==> flow/design.v <==
module s_box (
    input [3:0] i_sb, output [3:0] o_sb
);
    assign o_sb[0] = (!i_sb[3]&!i_sb[2]&i_sb[1]) | (!i_sb[2]&i_sb[1]&i_sb[0]) 
    | (!i_sb[3]&i_sb[2]&!i_sb[1]) | (i_sb[2]&!i_sb[1]&i_sb[0]) | 
    (i_sb[3]&!i_sb[2]&!i_sb[1]&!i_sb[0]) | (i_sb[3]&i_sb[2]&i_sb[1]&!i_sb[0]);
    assign o_sb[1] = (!i_sb[3]&!i_sb[2]&!i_sb[0]) | (!i_sb[3]&!i_sb[1]&!i_sb[0]) | (i_sb[2]&i_sb[1]&i_sb[0]) 
| (i_sb[3]&!i_sb[2]&i_sb[0]) | (i_sb[3]&i_sb[2]&i_sb[1]);
    assign o_sb[2] = (!i_sb[3]&!i_sb[2]&!i_sb[1]) | (!i_sb[2]&!i_sb[1]&!i_sb[0]) | (!i_sb[3]&i_sb[2]&!i_sb[0]) 
| (i_sb[3]&i_sb[1]&i_sb[0]) | (i_sb[3]&i_sb[2]&i_sb[0]);
    assign o_sb[3] = (!i_sb[3]&!i_sb[2]&!i_sb[0]) | (!i_sb[3]&i_sb[1]&!i_sb[0]) | (!i_sb[3]&i_sb[2]&i_sb[0]) 
| (i_sb[3]&!i_sb[1]&!i_sb[0]) | (i_sb[3]&!i_sb[2]&i_sb[1]&i_sb[0]);
endmodule
module block_shuffle (
    input [15:0] i_bs, output [15:0] o_bs
);
    assign o_bs = {i_bs[7:4], i_bs[3:0], i_bs[15:12], i_bs[11:8]};
endmodule
module round_permutation #(
    parameter [5:0] shift = 5'b0000,
    parameter [7:0] data_length = 8'd16
)(
    input [data_length - 1:0] i_rp,  output [data_length - 1:0] o_rp
); 
assign o_rp = (i_rp << shift) | (i_rp >> (data_length - shift));
endmodule
module key_scheduler (
    input clk, rst, input [4:0] round_counter, input [79:0] i_ks_oldkey, output [79:0] o_ks_newkey 
);
    wire [79:0] level_shift;
    wire [79:0] level_sbox;
    wire [4:0] xor_rc;
    round_permutation #(.shift(13), .data_length(80)) rp (.i_rp(i_ks_oldkey), .o_rp(level_shift));
    s_box sb(.i_sb(level_shift[3:0]), .o_sb(level_sbox[3:0]));
    assign level_sbox[79:4] = level_shift[79:4];
    assign xor_rc = level_sbox[63:59]^(round_counter -1);
    assign o_ks_newkey = {level_sbox[79:64], xor_rc, level_sbox[58:0]};
endmodule
module dec_s_box (
    input [3:0] i_sb, output reg [3:0] o_sb 
);
    always @(*) begin
        case(i_sb)
        4'h0: o_sb = 4'hA;
        4'h1: o_sb = 4'h3;
        4'h2: o_sb = 4'h9;
        4'h3: o_sb = 4'hE;
        4'h4: o_sb = 4'h1;
        4'h5: o_sb = 4'hD;
        4'h6: o_sb = 4'hF;
        4'h7: o_sb = 4'h4;
        4'h8: o_sb = 4'hC;
        4'h9: o_sb = 4'h5;
        4'hA: o_sb = 4'h7;
        4'hB: o_sb = 4'h2;
        4'hC: o_sb = 4'h6;
        4'hD: o_sb = 4'h8;
        4'hE: o_sb = 4'h0;
        4'hF: o_sb = 4'hB;
        endcase
    end
endmodule
module dec_block_shuffle (
    input [15:0] i_bs, output [15:0] o_bs
);
    block_shuffle bs (i_bs, o_bs);
endmodule
module dec_round_permutation #(
    parameter [5:0] shift = 5'b0000,
    parameter [7:0] data_length = 8'd16
)(
    input [data_length - 1:0] i_rp,  output [data_length - 1:0] o_rp
); 
    assign o_rp = (i_rp >> shift) | (i_rp << (data_length - shift));
endmodule
module dec_XOR_layer (
    input [63:0] i_xor, output [63:0] o_xor
);
    assign o_xor = {(i_xor[63:48]^i_xor[47:32]), (i_xor[47:32]^i_xor[31:16]^i_xor[15:0]),(i_xor[63:48]^i_xor[47:32]^i_xor[31:16]), (i_xor[31:16]^i_xor[15:0])};
endmodule
module dec_permutation_layer (
    input [63:0] i_pl, output [63:0] o_pl
);
    wire [63:0] rp2bs;
    wire [63:0] xor2rp;
    dec_XOR_layer xl(.i_xor(i_pl), .o_xor(xor2rp));
            dec_round_permutation #(.shift(1), .data_length(16)) rp0(.i_rp(xor2rp[(16*0 + 15):16*0]), .o_rp(rp2bs[15:0]));
            dec_round_permutation #(.shift(4), .data_length(16)) rp1(.i_rp(xor2rp[(16*1 + 15):16*1]), .o_rp(rp2bs[(16 + 15):16*1]));
            dec_round_permutation #(.shift(7), .data_length(16)) rp2(.i_rp(xor2rp[(16*2 + 15):16*2]), .o_rp(rp2bs[(16*2 + 15):16*2]));
            dec_round_permutation #(.shift(9), .data_length(16)) rp3(.i_rp(xor2rp[(16*3 + 15):16*3]), .o_rp(rp2bs[(16*3 + 15):16*3]));
    genvar i;
    generate
        for (i = 0; i < 4; i = i +1 ) begin
            dec_block_shuffle bs(.i_bs(rp2bs[(16*i + 15):16*i]), .o_bs(o_pl[(16*i + 15):16*i]));
        end
    endgenerate
endmodule
module dec_add_round_key (
    input [63:0] i_ark_cipher, input [63:0] i_ark_key,
    output [63:0] o_ark_msg
);
    wire [63:0] sb2xor;
    wire [63:0] pl2sb;
    dec_permutation_layer pl(.i_pl(i_ark_cipher), .o_pl(pl2sb));
    genvar j;
    generate    
    for(j=0; j < 16; j = j + 1) begin
            dec_s_box sb(.i_sb(pl2sb[(4*j + 3):4*j]), .o_sb(sb2xor[(4*j + 3):4*j]));
        end
    endgenerate
    assign o_ark_msg = i_ark_key ^ sb2xor;
endmodule
module dec_key_scheduler (
    input clk, rst, input [4:0] round_counter, input [79:0] i_ks_oldkey, output [79:0] o_ks_newkey 
);
    wire [79:0] level_shift;
    wire [79:0] level_sbox;
    wire [4:0] xor_rc;
    assign {level_sbox[79:64], xor_rc, level_sbox[58:0]} = i_ks_oldkey;
    assign level_sbox[63:59] = xor_rc ^(round_counter -1);
    assign level_shift[79:4] = level_sbox[79:4];
    dec_s_box sb(.i_sb(level_sbox[3:0]), .o_sb(level_shift[3:0]));
    dec_round_permutation #(.shift(13), .data_length(80)) rp (.i_rp(level_shift), .o_rp(o_ks_newkey));
endmodule
module boron_dec (
    input  clk, rst, start, input [63:0] plain_text, input [79:0] master_key,
    output reg done, output reg [63:0] cipher_text
);
    parameter IDLE = 3'b000, KEYGEN = 3'b011, ROUND = 3'b001;
    reg [2:0] reg_sm_main;
    reg [4:0] reg_round_counter;
    reg [63:0] reg_plaintext;
    wire [63:0] reg_nextplaintext;
    reg [79:0] reg_key;
    wire [79:0] reg_nextkey, dec_reg_nextkey;
    key_scheduler ks(.clk(clk), .rst(rst), .round_counter(reg_round_counter), .i_ks_oldkey(reg_key), .o_ks_newkey(reg_nextkey));
    dec_key_scheduler dks(.clk(clk), .rst(rst), .round_counter(reg_round_counter), .i_ks_oldkey(reg_key), .o_ks_newkey(dec_reg_nextkey));
    dec_add_round_key ark(.i_ark_cipher(reg_plaintext), .i_ark_key(dec_reg_nextkey[63:0]), .o_ark_msg(reg_nextplaintext));
    always @(posedge clk ) begin
        if(!rst) begin
            reg_sm_main <= IDLE;
            done <= 1'b0;
        end
        else begin
            done <= 1'b0;
            case (reg_sm_main)
                IDLE:  
                    if(start) begin
                        reg_plaintext <= plain_text;
                        reg_key <= master_key;
                        reg_sm_main <= KEYGEN;
                        reg_round_counter <= 5'd1;
                    end
                    else
                        reg_sm_main <= IDLE;
                KEYGEN:
                    if(reg_round_counter < 25) begin
                        reg_key <= reg_nextkey;
                        reg_round_counter <= reg_round_counter + 1;
                        reg_sm_main <= KEYGEN;
                    end else begin
                        reg_sm_main <= ROUND;
                        reg_plaintext <= (reg_nextkey[63:0] ^ reg_plaintext);
                        reg_key <= reg_nextkey;
                    end
                ROUND:
                    if(reg_round_counter > 1) begin
                        reg_plaintext <= reg_nextplaintext;
                        reg_key <= dec_reg_nextkey;
                        reg_round_counter <= reg_round_counter - 1;
                        reg_sm_main <= ROUND;
                    end
                    else begin
                        cipher_text <= reg_nextplaintext;
                        done <= 1'b1;
                        reg_sm_main <= IDLE;
                    end
                default:
                    reg_sm_main <= IDLE;
            endcase
        end
    end
endmodule
## From RTL to reports: boron_dec

Tool output for the design above, in the order of the flow.
Line numbers count from 1 in the design file above.
Operators: Yosys type, input widths -> output width; for muxes data width and select width s.
Cell names lack the library's common part.
Not given: n/a

- Top module: boron_dec
- Clock: clk
- Cell library: sky130hd
- Timing corner: tt_025C_1v80

## Word level

Counts by Yosys on the flattened word-level netlist (proc, flatten, opt, wreduce; memories kept). Print and check cells are left out. Cells with the same type and inputs are merged into one.
Yosys's memory passes give these memory sizes; they may raise the number of words (mostly to a power of two), join words into wider ones and drop unused or constant bits.

- Memories: 17
- Bits in read-only memories: 1,088
- Output and inout port bits: 65
- Cells after elaboration: 128
- Clocked read ports x word width: 4
- Register bits: 217

Memory list:

| memory | depth | width | read ports | wr ports | line | text |
|---|---|---|---|---|---|---|
| (name not given) | 16 | 4 | 1 | 0 | 43 | `case(i_sb)` |
| (name not given) | 16 | 4 | 1 | 0 | 43 |  |
| (name not given) | 16 | 4 | 1 | 0 | 43 |  |
| (name not given) | 16 | 4 | 1 | 0 | 43 |  |
| (name not given) | 16 | 4 | 1 | 0 | 43 |  |
| (name not given) | 16 | 4 | 1 | 0 | 43 |  |

Memories not listed: 11.

- Eq/ne operators: 6
- Mux-type cells: 17
- Bitwise logic cells: 67
- Magnitude comparators: 2
- Add/subtract/negate cells: 2
- Reduce/logical cells: 11

Operator list:

| kind | number |
|---|---|
| $pmux 80 s3 | 1 |
| $pmux 64 s3 | 1 |
| $mux 64 | 3 |
| $mux 80 | 2 |
| $xor 64x64->64 | 2 |
| $xor 16x16->16 | 5 |
| $or 67x80->80 | 1 |
| $or 80x13->80 | 1 |
| $and 1x1->1 | 34 |
| $or 1x1->1 | 17 |
| $or 12x16->16 | 1 |
| $or 15x16->16 | 1 |
| $or 7x16->16 | 1 |
| $or 9x16->16 | 1 |
| $pmux 5 s3 | 1 |
| $mux 5 | 3 |
| $xor 5x5->5 | 2 |
| $reduce_and 5->1 | 2 |
| $pmux 3 s3 | 1 |
| $ne 2x2->1 const B | 4 |
| $add 5x1->5 const B | 1 |
| $sub 5x1->5 const B | 1 |
| $gt 5x1->1 const B | 1 |
| $lt 5x5->1 const B | 1 |
| $logic_not 1->1 | 4 |
| $reduce_and 4->1 | 1 |
| $mux 4 | 1 |
| $mux 2 | 2 |

Not listed: further kinds 8, cells in them 9.

## Longest topological paths

Longest topological path by Yosys (ltp), each cell counted once; first at word level (registers and memories cut), then after technology mapping (sequential cells cut; the memories' decode and read muxes count).

- Word-level depth: 12
- ABC_AREA: 1
- Depth in mapped cells: 16

## Netlist

Source: synth_stat.txt of the flow (Yosys; design flattened, memories mapped). It holds for the ABC_AREA given above (unset counts as 0); a run with the other value may have another netlist.

- Sequential area: 6,556.3 µm²
- Mapped area: 16,136.7 µm²
- Flip-flop cells: 221
- Standard cells after synthesis: 2,077

Cell types:

| type | number | total area (µm²) |
|---|---|---|
| edfxtp_1 | 213 | 6.4E+03 |
| nand2_1 | 727 | 2.73E+03 |
| ha_1 | 122 | 1.53E+03 |
| nand3_1 | 210 | 1.05E+03 |
| inv_1 | 262 | 983.443 |
| o21ai_0 | 142 | 710.682 |
| a22oi_1 | 73 | 548.026 |
| xor2_1 | 62 | 543.021 |
| a21oi_1 | 57 | 285.274 |
| o211ai_1 | 32 | 240.23 |
| and2_1 | 36 | 225.216 |
| dfxtp_1 | 8 | 160.154 |
| buf_2 | 15 | 75.072 |
| clkbuf_1 | 20 | 75.072 |
| xnor2_1 | 8 | 70.067 |
| buf_1 | 17 | 63.811 |
| nor2_1 | 17 | 63.811 |
| nand2_2 | 10 | 62.56 |

Other cell types: 24; their cells: 46.

## Worst setup path after synthesis

Source: OpenSTA report_checks on the synthesized netlist (no wires, ideal clock, input and output delay 20% of the period each), path of least setup slack; recovery checks are left aside. Register names are those of the netlist, which keeps one name where synthesis merged equal registers.

- Path type: input to register
- From: input start
- To: register reg_plaintext[0]
- Time at the first pin: 1.000 ns
- Driving pins on the path: 6
- Input delay: 1.000 ns
- Arrival: 4.086 ns
- Buffers on the path: 0
- Period: 5.0 ns
- Delay of the path: 3.572 ns
- Library setup time: 0.486 ns
- Slack: 0.428 ns
- Synthesis period reached: 4.572 ns

"delay of the path" is the arrival time less input delay plus setup time.
"driving pins on the path" counts driving pins, that of a launching flip-flop among them; a cell with two outputs on the path counts twice.
"synthesis period reached" is the clock period less the worst setup slack; recovery checks do not enter. This is arithmetic on one report: input and output delays are still those of the set period (20% each).
The rows between start and end are the longest chain of elaborated cells between them; the timing report does not say that the signal goes this way. Where chains are equally long, one stands for them.
A line is the first line of the expression or statement that the cell stems from. Yosys adds cells for indexed reads and writes and turns some case tables into memories.
A register here has more assigning lines than the two given.
The path ends at the enable pin of a flip-flop; only ways to that pin are counted.

- Cell sequence: inv_1 -> nand2_1 -> nand2_1 -> nor2_4 -> nand2_4 -> nor2_1
- Length of the longest elaborated chain: 2
- Elaborated cells on any way between the ends: 2
- Source lines of those cells: 0

Ends and longest elaborated chain, post-synthesis:

| item | line | text |
|---|---|---|
| start, declared | 126 | `input  clk, rst, start, input [63:0] plain_text, input [79:0] master_key,` |
| $ne 2x2->1 | n/a |  |
| $reduce_and 5->1 | n/a |  |
| end, assigned | 149 | `reg_plaintext <= plain_text;` |
| end, assigned | 163 | `reg_plaintext <= (reg_nextkey[63:0] ^ reg_plaintext);` |
| end, declared | 132 | `reg [63:0] reg_plaintext;` |

## Worst path after layout

From the final timing report of record 1: the path of least setup slack in the routed layout; clock arrival at registers is part of the times.

- Path type: input to register
- From: input start
- To: register (no name shown)
- Buffers on the path: 1
- Arrival: 4.01 ns
- Slack: 1.49 ns
- Input delay: 1.00 ns
- Period: 5.0 ns
- Time at the first pin: 1.00 ns
- Driving pins on the path: 15
- Library setup time: 0.10 ns

The rows between start and end are the longest chain of elaborated cells between them; the timing report does not say that the signal goes this way. Where chains are equally long, one stands for them.

- Cell sequence: clkdlybuf4s50_1 -> inv_1 -> nand2_1 -> nand2_1 -> nor2_4 -> nand2_4 -> inv_6 -> nand2_1 -> nand2_1 -> inv_1 -> ha_1 -> nand3_1 -> nand2_1 -> nand2_1 -> nand2_1
- Length of the longest elaborated chain: 3
- Elaborated cells on any way between the ends: 5
- Source lines of those cells: 2

Ends and longest elaborated chain, after layout:

| item | line | text |
|---|---|---|
| start, declared | 126 | `input  clk, rst, start, input [63:0] plain_text, input [79:0] master_key,` |
| $mux 80 | 148 | `if(start) begin` |
| $pmux 80 s3 | 146 | `case (reg_sm_main)` |
| $mux 4 | n/a |  |

Subject: flow runs of boron_dec

Hi,

Top module boron_dec; platform sky130hd; tools Yosys and OpenROAD; 6 stored runs in no particular order. Input and output delays are each 20% of the period that was set; the output load is 0.01 pF.
"achieved clock period": clock period set for the run, less the worst setup slack. It is reckoned from that one timing run; input and output delays stay at 20% of the period that was set.
By "critical path time" is meant the share of the clock period that the worst setup path is allowed (20% is reserved at inputs, 20% at outputs), minus its slack. Clock arrival times at its registers enter into it.
"power consumption" is the tool's figure for a default switching activity; nothing was simulated.
Among the settings, n/a means not set for that run.

| item | record 1 | record 2 | record 3 | record 4 | record 5 | record 6 |
|---|---|---|---|---|---|---|
| ABC_AREA | 1 | n/a | 0 | 0 | 0 | n/a |
| CELL_PAD_IN_SITES_DETAIL_PLACEMENT | 2 | n/a | 2 | n/a | 2 | n/a |
| CELL_PAD_IN_SITES_GLOBAL_PLACEMENT | 1 | n/a | n/a | n/a | n/a | n/a |
| CTS_CLUSTER_DIAMETER | 224 | n/a | 351 | 170 | 170 | n/a |
| GPL_TIMING_DRIVEN | 0 | n/a | 1 | 1 | 1 | n/a |
| SETUP_SLACK_MARGIN | 0.86 | n/a | 0.43 | 0.43 | 0.43 | n/a |
| period_ns | 5.0 | 5.0 | 5.76 | 2.11 | 5.76 | 3.36 |
| CAP_MARGIN | 20 | 20 | 20 | 20 | 20 | 20 |
| CORE_MARGIN | 2 | 2 | 9 | 9 | 9 | 2 |
| CORE_UTILIZATION | 40 | 40 | 20 | 29 | 29 | 69 |
| SLEW_MARGIN | 20 | 20 | 20 | 20 | 20 | 20 |
| CORE_ASPECT_RATIO | n/a | n/a | 0.63 | 1.79 | 0.58 | n/a |
| GPL_ROUTABILITY_DRIVEN | n/a | n/a | 1 | 0 | 0 | n/a |
| HOLD_SLACK_MARGIN | n/a | n/a | 0.16 | n/a | n/a | n/a |
| MAX_ROUTING_LAYER | n/a | n/a | met4 | met5 | met5 | n/a |
| MIN_ROUTING_LAYER | n/a | n/a | met1 | n/a | met1 | n/a |
| PLACE_DENSITY_LB_ADDON | n/a | n/a | 0.2 | 0.03 | 0.03 | n/a |
| TNS_END_PERCENT | n/a | n/a | 25 | 50 | 50 | n/a |
| critical path time (ns) | 2.51 | 3.32 | 2.36 | 2.66 | 2.61 | 3.09 |
| worst path kind | input to register | register to register | input to register | register to register | input to register | register to register |
| final worst hold slack (ns) | 0.600 | 0.517 | 0.574 | 0.492 | 0.560 | 0.516 |
| smallest setup slack (ns) | 1.486 | 1.685 | 2.248 | -0.553 | 1.993 | 0.266 |
| total negative slack on setup checks (ns) | 0.000 | 0.000 | 0.000 | -66.483 | 0.000 | 0.000 |
| die footprint (µm²) | 41,963.5 | 38,447.4 | 84,154.5 | 59,680.7 | 59,637.1 | 22,573.6 |
| mapped cell area after synthesis (µm²) | 16,136.7 | 14,757.9 | 14,757.9 | 14,757.9 | 14,757.9 | 14,757.9 |
| achieved clock period (ns) | 3.514 | 3.315 | 3.512 | 2.663 | 3.767 | 3.094 |
| area of the standard cells in the finished layout (µm²) | 19,907.8 | 18,255.0 | 18,891.9 | 25,244.2 | 18,421.4 | 18,089.8 |
| post-layout utilization | 0.501 | 0.501 | 0.261 | 0.501 | 0.369 | 0.861 |
| power consumption (mW) | 6.434 | 6.371 | 5.720 | 20.622 | 5.570 | 9.445 |

Regards
